==> flow/design.v <==
module MAC (
  input  wire        clk    ,
  input  wire        rst    ,
  input  wire [ 7:0] a_in   ,
  input  wire [ 7:0] w_in   ,
  input  wire [23:0] sum_in ,
  output reg  [23:0] sum_out,
  output wire [ 7:0] a_out  ,
  output wire [ 7:0] w_out
);
  reg [7:0] a_reg, w_reg;
  wire [23:0] sum    ;
  wire [15:0] product;
  assign product = a_reg * w_reg;
  assign sum     = sum_in + product;
  assign a_out   = a_reg;
  assign w_out   = w_reg;
  always @(posedge clk) begin
    a_reg   <= a_in;
    w_reg   <= w_in;
    sum_out <= sum;
  end
endmodule
module Quantization (
  input  wire [23:0] data_in ,
  output wire [ 7:0] data_out
);
  assign data_out = data_in < 255 ? data_in : 255;
endmodule
module Activation (
  input  wire [7:0] data_in ,
  input  wire [7:0] thresh  ,
  output wire [7:0] data_out
);
  assign data_out = data_in < thresh ? 0 : data_in;
endmodule
module Array #(parameter N = 4) (
  input  wire       clk          ,
  input  wire       rst          ,
  input  wire       start        ,
  input  wire [8*N-1:0] a_in    ,
  input  wire [8*N-1:0] w_in    ,
  output wire [8*N-1:0] y_out   ,
  output wire       ready        ,
  output wire       done
);
  wire [ 7:0] mac_a_in   [0:N-1][0:N-1];
  wire [ 7:0] mac_w_in   [0:N-1][0:N-1];
  wire [23:0] mac_sum_in [0:N-1][0:N-1];
  wire [23:0] mac_sum_out[0:N-1][0:N-1];
  wire [ 7:0] mac_a_out  [0:N-1][0:N-1];
  wire [ 7:0] mac_w_out  [0:N-1][0:N-1];
  wire [7:0] quantization[0:N-1];
  wire [7:0] activation  [0:N-1];
  parameter IDLE         = 2'b00;
  parameter LOAD_WEIGHTS = 2'b01;
  parameter COMPUTE      = 2'b10;
  parameter DONE         = 2'b11;
  reg [ 1:0] state, next_state;
  reg [31:0] counter;
  always @(posedge clk or posedge rst) begin
    if (rst) begin
      state <= IDLE;
    end else begin
      state <= next_state;
    end
  end
  always @(*) begin
    case (state)
      IDLE : begin
        next_state <= start ? LOAD_WEIGHTS : IDLE;
      end
      LOAD_WEIGHTS : begin
        next_state <= counter == N-1 ? COMPUTE : LOAD_WEIGHTS;
      end
      COMPUTE : begin
        next_state <= counter == 4*N-1 ? DONE : COMPUTE;
      end
      DONE : begin
        next_state <= IDLE;
      end
      default : next_state <= IDLE;
    endcase
  end
  assign ready = state == IDLE;
  assign done  = state == DONE;
  always @(posedge clk or posedge rst) begin
    if (rst) begin
      counter <= 0;
    end else begin
      if (state == IDLE) begin
        counter <= 0;
      end else begin
        counter <= counter + 1;
      end
    end
  end
  generate
    for (genvar i = 0; i < N; i = i + 1) begin
      for (genvar j = 0; j < N; j = j + 1) begin
        MAC mac_i_j (
          .clk(clk),
          .rst(rst),
          .a_in(mac_a_in[i][j]),
          .w_in(mac_w_in[i][j]),
          .sum_in(mac_sum_in[i][j]),
          .sum_out(mac_sum_out[i][j]),
          .a_out(mac_a_out[i][j]),
          .w_out(mac_w_out[i][j])
        );
        if (j != N-1) begin
          assign mac_a_in[i][j+1] = mac_a_out[i][j];
        end
        if (i != N-1) begin
          assign mac_sum_in[i+1][j] = mac_sum_out[i][j];
        end
        if (i > 0)
          assign mac_w_in[i][j] = state == LOAD_WEIGHTS ? mac_w_out[i-1][j] : mac_w_out[i][j];
      end
      assign mac_sum_in[0][i] = 0;
      assign mac_a_in[i][0]   = a_in[8*i+:8];
      assign mac_w_in[0][i]   = state == LOAD_WEIGHTS ? w_in[8*i+:8] : mac_w_out[0][i];
    end
  endgenerate
  generate
    for (genvar i = 0; i < N; i = i + 1) begin
      Quantization quantization_i (
        .data_in(mac_sum_out[N-1][i]),
        .data_out(quantization[i])
      );
      Activation activation_i (
        .data_in (quantization[i]),
        .thresh  (10             ),
        .data_out(activation[i]  )
      );
      assign y_out[8*i+:8] = activation[i];
    end
  endgenerate
endmodule
module top #(parameter N = 4) (
  input  wire           clk  ,
  input  wire           rst  ,
  input  wire           start,
  input  wire [8*N-1:0] a_in ,
  input  wire [8*N-1:0] w_in ,
  output wire [8*N-1:0] y_out,
  output wire           ready,
  output wire           done
);
  Array #(.N(N)) dut (
    .clk  (clk  ),
    .rst  (rst  ),
    .start(start),
    .a_in (a_in ),
    .w_in (w_in ),
    .y_out(y_out),
    .ready(ready),
    .done (done )
  );
endmodule
# Reports on top

Tool output for the design above, in the order of the flow.
Line numbers count from 1 in the design file above.
Operators: Yosys type, input widths -> output width; for muxes data width and select width s.
Library cell names are shortened.
A cell with - has no value.

Top module: top
Clock port: clk
Standard-cell library: sky130hd
Corner: tt_025C_1v80

# Word-level counts

Source: Yosys, flattened and elaborated. Widths are those after wreduce; folded enables and synchronous resets count as part of the registers. Registers that Yosys merges into a memory's read port (data or address) are not register bits. Print and check cells do not count. Equal cells are merged and count once.

Output and inout bits: 34
Flip-flop bits (word level): 614
Word-level cells: 106

Equality and inequality tests: 5
Order comparisons: 8
Mux-type cells: 13
Multiply operators: 16
Reduce/logical cells: 1
Add/subtract/negate cells: 13

Operator list:

| cell                  | number |
| $mul 8x8->16          | 16 |
| $add 24x16->24        | 4 |
| $lt 24x8->1 const B   | 4 |
| $add 17x16->18        | 4 |
| $add 16x16->17        | 4 |
| $mux 8                | 8 |
| $add 32x1->32 const B | 1 |
| $eq 32x2->1 const B   | 1 |
| $eq 32x4->1 const B   | 1 |
| $lt 8x4->1 const B    | 4 |
| $mux 32               | 1 |
| $pmux 2 s4            | 1 |
| $eq 2x2->1 const B    | 2 |
| $eq 2x1->1 const B    | 1 |
| $logic_not 2->1       | 1 |
| $mux 2                | 1 |
| $mux 1                | 2 |

# Longest topological paths

Depth = most cells in a row (Yosys ltp): at word level without a register or memory, in the mapped netlist without a sequential cell, where the memories' decode and read muxes count.

Depth after elaboration: 4
ABC_AREA: 0
Gate-level depth with buffers: 18

# Netlist

Yosys stat after the flow's synthesis: flattened, memories mapped to cells. It holds for the ABC_AREA given above (unset counts as 0); a run with the other value may have another netlist.
The area totals of this step are shown rounded.

Mapped area: 53910 um^2
Sequential part of the area: 12910 um^2
Cell count: 5579
Buffer cells: 34
Flip-flop cells: 572

Cells by type:

| type     | number | area in all (um^2) |
| fa_1     | 748    | 1.5E+04 |
| dfxtp_1  | 408    | 8.17E+03 |
| ha_1     | 613    | 7.67E+03 |
| inv_1    | 1376   | 5.16E+03 |
| and2_1   | 645    | 4035.12 |
| edfxtp_1 | 128    | 3.84E+03 |
| nand2_1  | 493    | 1.85E+03 |
| xnor2_1  | 137    | 1.2E+03 |
| dfrtp_1  | 35     | 875.84 |
| a21oi_1  | 143    | 715.686 |
| nor2_1   | 154    | 578.054 |
| xor2_1   | 54     | 472.954 |
| a21o_1   | 57     | 427.91 |
| o21ai_0  | 65     | 325.312 |
| o21a_1   | 32     | 240.23 |
| nor2b_1  | 35     | 218.96 |
| nand2b_1 | 33     | 206.448 |
| nand4_1  | 32     | 200.192 |

Other cell types: 62; their cells: 391.
The figures by module come from a second, unflattened synthesis with its own total; it is not the netlist above.

Cells (unflattened synthesis): 6788
Area total of the unflattened synthesis: 62760 um^2

Each row is one instance without its submodules.

By module:

| module       | seq. area (um^2) | cells | instances | area (um^2) |
| MAC          | 800.8            | 391   | 16        | 3625 |
| Array #(N=4) | 902.1            | 348   | 1         | 3438 |
| Activation   | 0.0              | 33    | 4         | 250.2 |
| Quantization | 0.0              | 13    | 4         | 81.3 |
| top          | 0.0              | 0     | 1         | 0.0 |

# Timing after synthesis

Path of least setup slack by OpenSTA after synthesis, without wires, with an ideal clock, recovery checks aside; 20% of the period is set as input and as output delay. Where synthesis merged equal registers, the netlist keeps one of their names.

Path type: register -> register
Start: register dut.genblk1[1].genblk1[2].mac_i_j.a_reg[5]
End: register dut.genblk1[1].genblk1[2].mac_i_j.sum_out[14]
Path buffers: 1
Delay of the path: 4.401 ns
Period: 5.0 ns
Arrival time: 4.337 ns
Driving pins on the path: 16
Path slack: 0.600 ns
Time at the first pin: 0.000 ns
Synthesis period reached: 4.4 ns

"delay of the path" = arrival - input delay + setup time.
"driving pins on the path": output pins that drive a net of the path, with the launching flip-flop's if there is one; two outputs of one cell count as two.
"synthesis period reached" = period - worst setup slack (recovery checks aside). The figure is calculated, with input and output delays left at 20% of the set period.
Between the ends stands the longest chain of elaborated cells between them, by number of cells; it is not shown to be the way that was timed. Of several equally long chains one is given.
Each line given opens the expression or statement behind the cell; cells for indexed reads and writes are added by Yosys, which also makes memories of some case tables.

Cells stage by stage: dfxtp_1 -> clkbuf_1 -> nand2_1 -> fa_1 -> inv_1 -> fa_1 -> fa_1 -> inv_1 -> fa_1 -> inv_1 -> ha_1 -> a2111o_1 -> o21ai_1 -> o21ai_1 -> or4_1 -> nand4_1
Cells in the longest elaborated chain: 2

Ends and longest elaborated chain, post-synthesis:

| item               | line | RTL |
| start: declaration | 11   | `reg [7:0] a_reg, w_reg;` |
| start: assignment  | 19   | `a_reg   <= a_in;` |
| $mul 8x8->16       | 14   |  |
| $add 16x16->17     | 15   |  |
| end: assignment    | 21   | `sum_out <= sum;` |
| end: declaration   | 7    | `output reg  [23:0] sum_out,` |

# Worst path after layout

Path of least setup slack in the final report of job 1 (OpenROAD, finished layout, wires in). Where an end is a register, its clock arrival counts in the times.

Path type: register -> register
Start: register dut.genblk1[1].genblk1[3].mac_i_j.w_reg[7]
End: register dut.genblk1[1].genblk1[3].mac_i_j.sum_out[14]
Path buffers: 0
Period: 5.83 ns
Arrival time: 5.34 ns
Time at the first pin: 0.62 ns
Driving pins on the path: 14
Path slack: 1.09 ns

Between the ends stands the longest chain of elaborated cells between them, by number of cells; it is not shown to be the way that was timed. Of several equally long chains one is given.

Cells stage by stage: edfxtp_1 -> and2_1 -> fa_1 -> fa_1 -> fa_1 -> inv_1 -> fa_1 -> inv_1 -> ha_1 -> a2111o_1 -> o21ai_1 -> o21ai_1 -> or4_1 -> nand4_1
Cells in the longest elaborated chain: 2

Ends and longest elaborated chain, post-layout:

| item               | line | RTL |
| start: declaration | 11   | `reg [7:0] a_reg, w_reg;` |
| start: assignment  | 20   | `w_reg   <= w_in;` |
| $mul 8x8->16       | 14   |  |
| $add 16x16->17     | 15   |  |
| end: assignment    | 21   | `sum_out <= sum;` |
| end: declaration   | 7    | `output reg  [23:0] sum_out,` |

Data sheet: physical implementation of top

Settings and measured results of 5 stored flow runs for module top (sky130hd), not sorted in any way. The constraints put input and output delay at 20% of the set period each and load the outputs with 0.01 pF.
"worst path time" means the part of the period allowed to the worst setup path (the constraints hold back 20% at inputs and 20% at outputs) less its slack; where the path has registers, the arrival times of their clocks count too.
"power consumption" rests on the timing tool's default activity at the inputs, not on a simulated workload.
The measured numbers are rounded.
A setting shown as - is not set for that run.

| setting or result                         | job 1                | job 2                | job 3                | job 4                | job 5                |
| CAP_MARGIN                                | 25                   | 35                   | 20                   | 35                   | 30                   |
| CELL_PAD_IN_SITES_DETAIL_PLACEMENT        | 1                    | 1                    | -                    | 1                    | 1                    |
| CORE_MARGIN                               | 10                   | 2                    | 2                    | 2                    | 2                    |
| CORE_UTILIZATION                          | 40                   | 40                   | 40                   | 27                   | 27                   |
| CTS_CLUSTER_DIAMETER                      | 358                  | -                    | -                    | -                    | -                    |
| CTS_CLUSTER_SIZE                          | 63                   | -                    | -                    | -                    | 78                   |
| GPL_ROUTABILITY_DRIVEN                    | 0                    | -                    | -                    | -                    | 0                    |
| PLACE_DENSITY_LB_ADDON                    | 0.21                 | -                    | -                    | -                    | -                    |
| SLEW_MARGIN                               | 10                   | 20                   | 20                   | 20                   | 20                   |
| period_ns                                 | 5.83                 | 5.0                  | 4.76                 | 5.0                  | 5.0                  |
| GPL_TIMING_DRIVEN                         | -                    | 0                    | -                    | 0                    | 0                    |
| SETUP_SLACK_MARGIN                        | -                    | -                    | -0.2                 | -                    | -                    |
| MAX_ROUTING_LAYER                         | -                    | -                    | -                    | met4                 | met4                 |
| MIN_ROUTING_LAYER                         | -                    | -                    | -                    | met2                 | met2                 |
| chip area in the Yosys report (um^2)      | 53910                | 53910                | 53910                | 53910                | 53910                |
| total die area (um^2)                     | 149900               | 137700               | 137700               | 203300               | 203300               |
| standard-cell area after layout (um^2)    | 57400                | 59610                | 59900                | 60940                | 60940                |
| post-layout utilization (%)               | 43.0                 | 44.6                 | 44.8                 | 30.6                 | 30.6                 |
| worst setup slack after layout (ns)       | 1.094                | 0.186                | 0.132                | 0.209                | 0.209                |
| total negative slack (ns)                 | 0.000                | 0.000                | 0.000                | 0.000                | 0.000                |
| worst hold slack in the final report (ns) | 0.482                | 0.460                | 0.417                | 0.451                | 0.451                |
| power consumption (mW)                    | 25.50                | 33.54                | 34.48                | 34.32                | 34.32                |
| worst path time (ns)                      | 4.74                 | 4.81                 | 4.63                 | 4.79                 | 4.79                 |
| worst setup path type                     | register -> register | register -> register | register -> register | register -> register | register -> register |
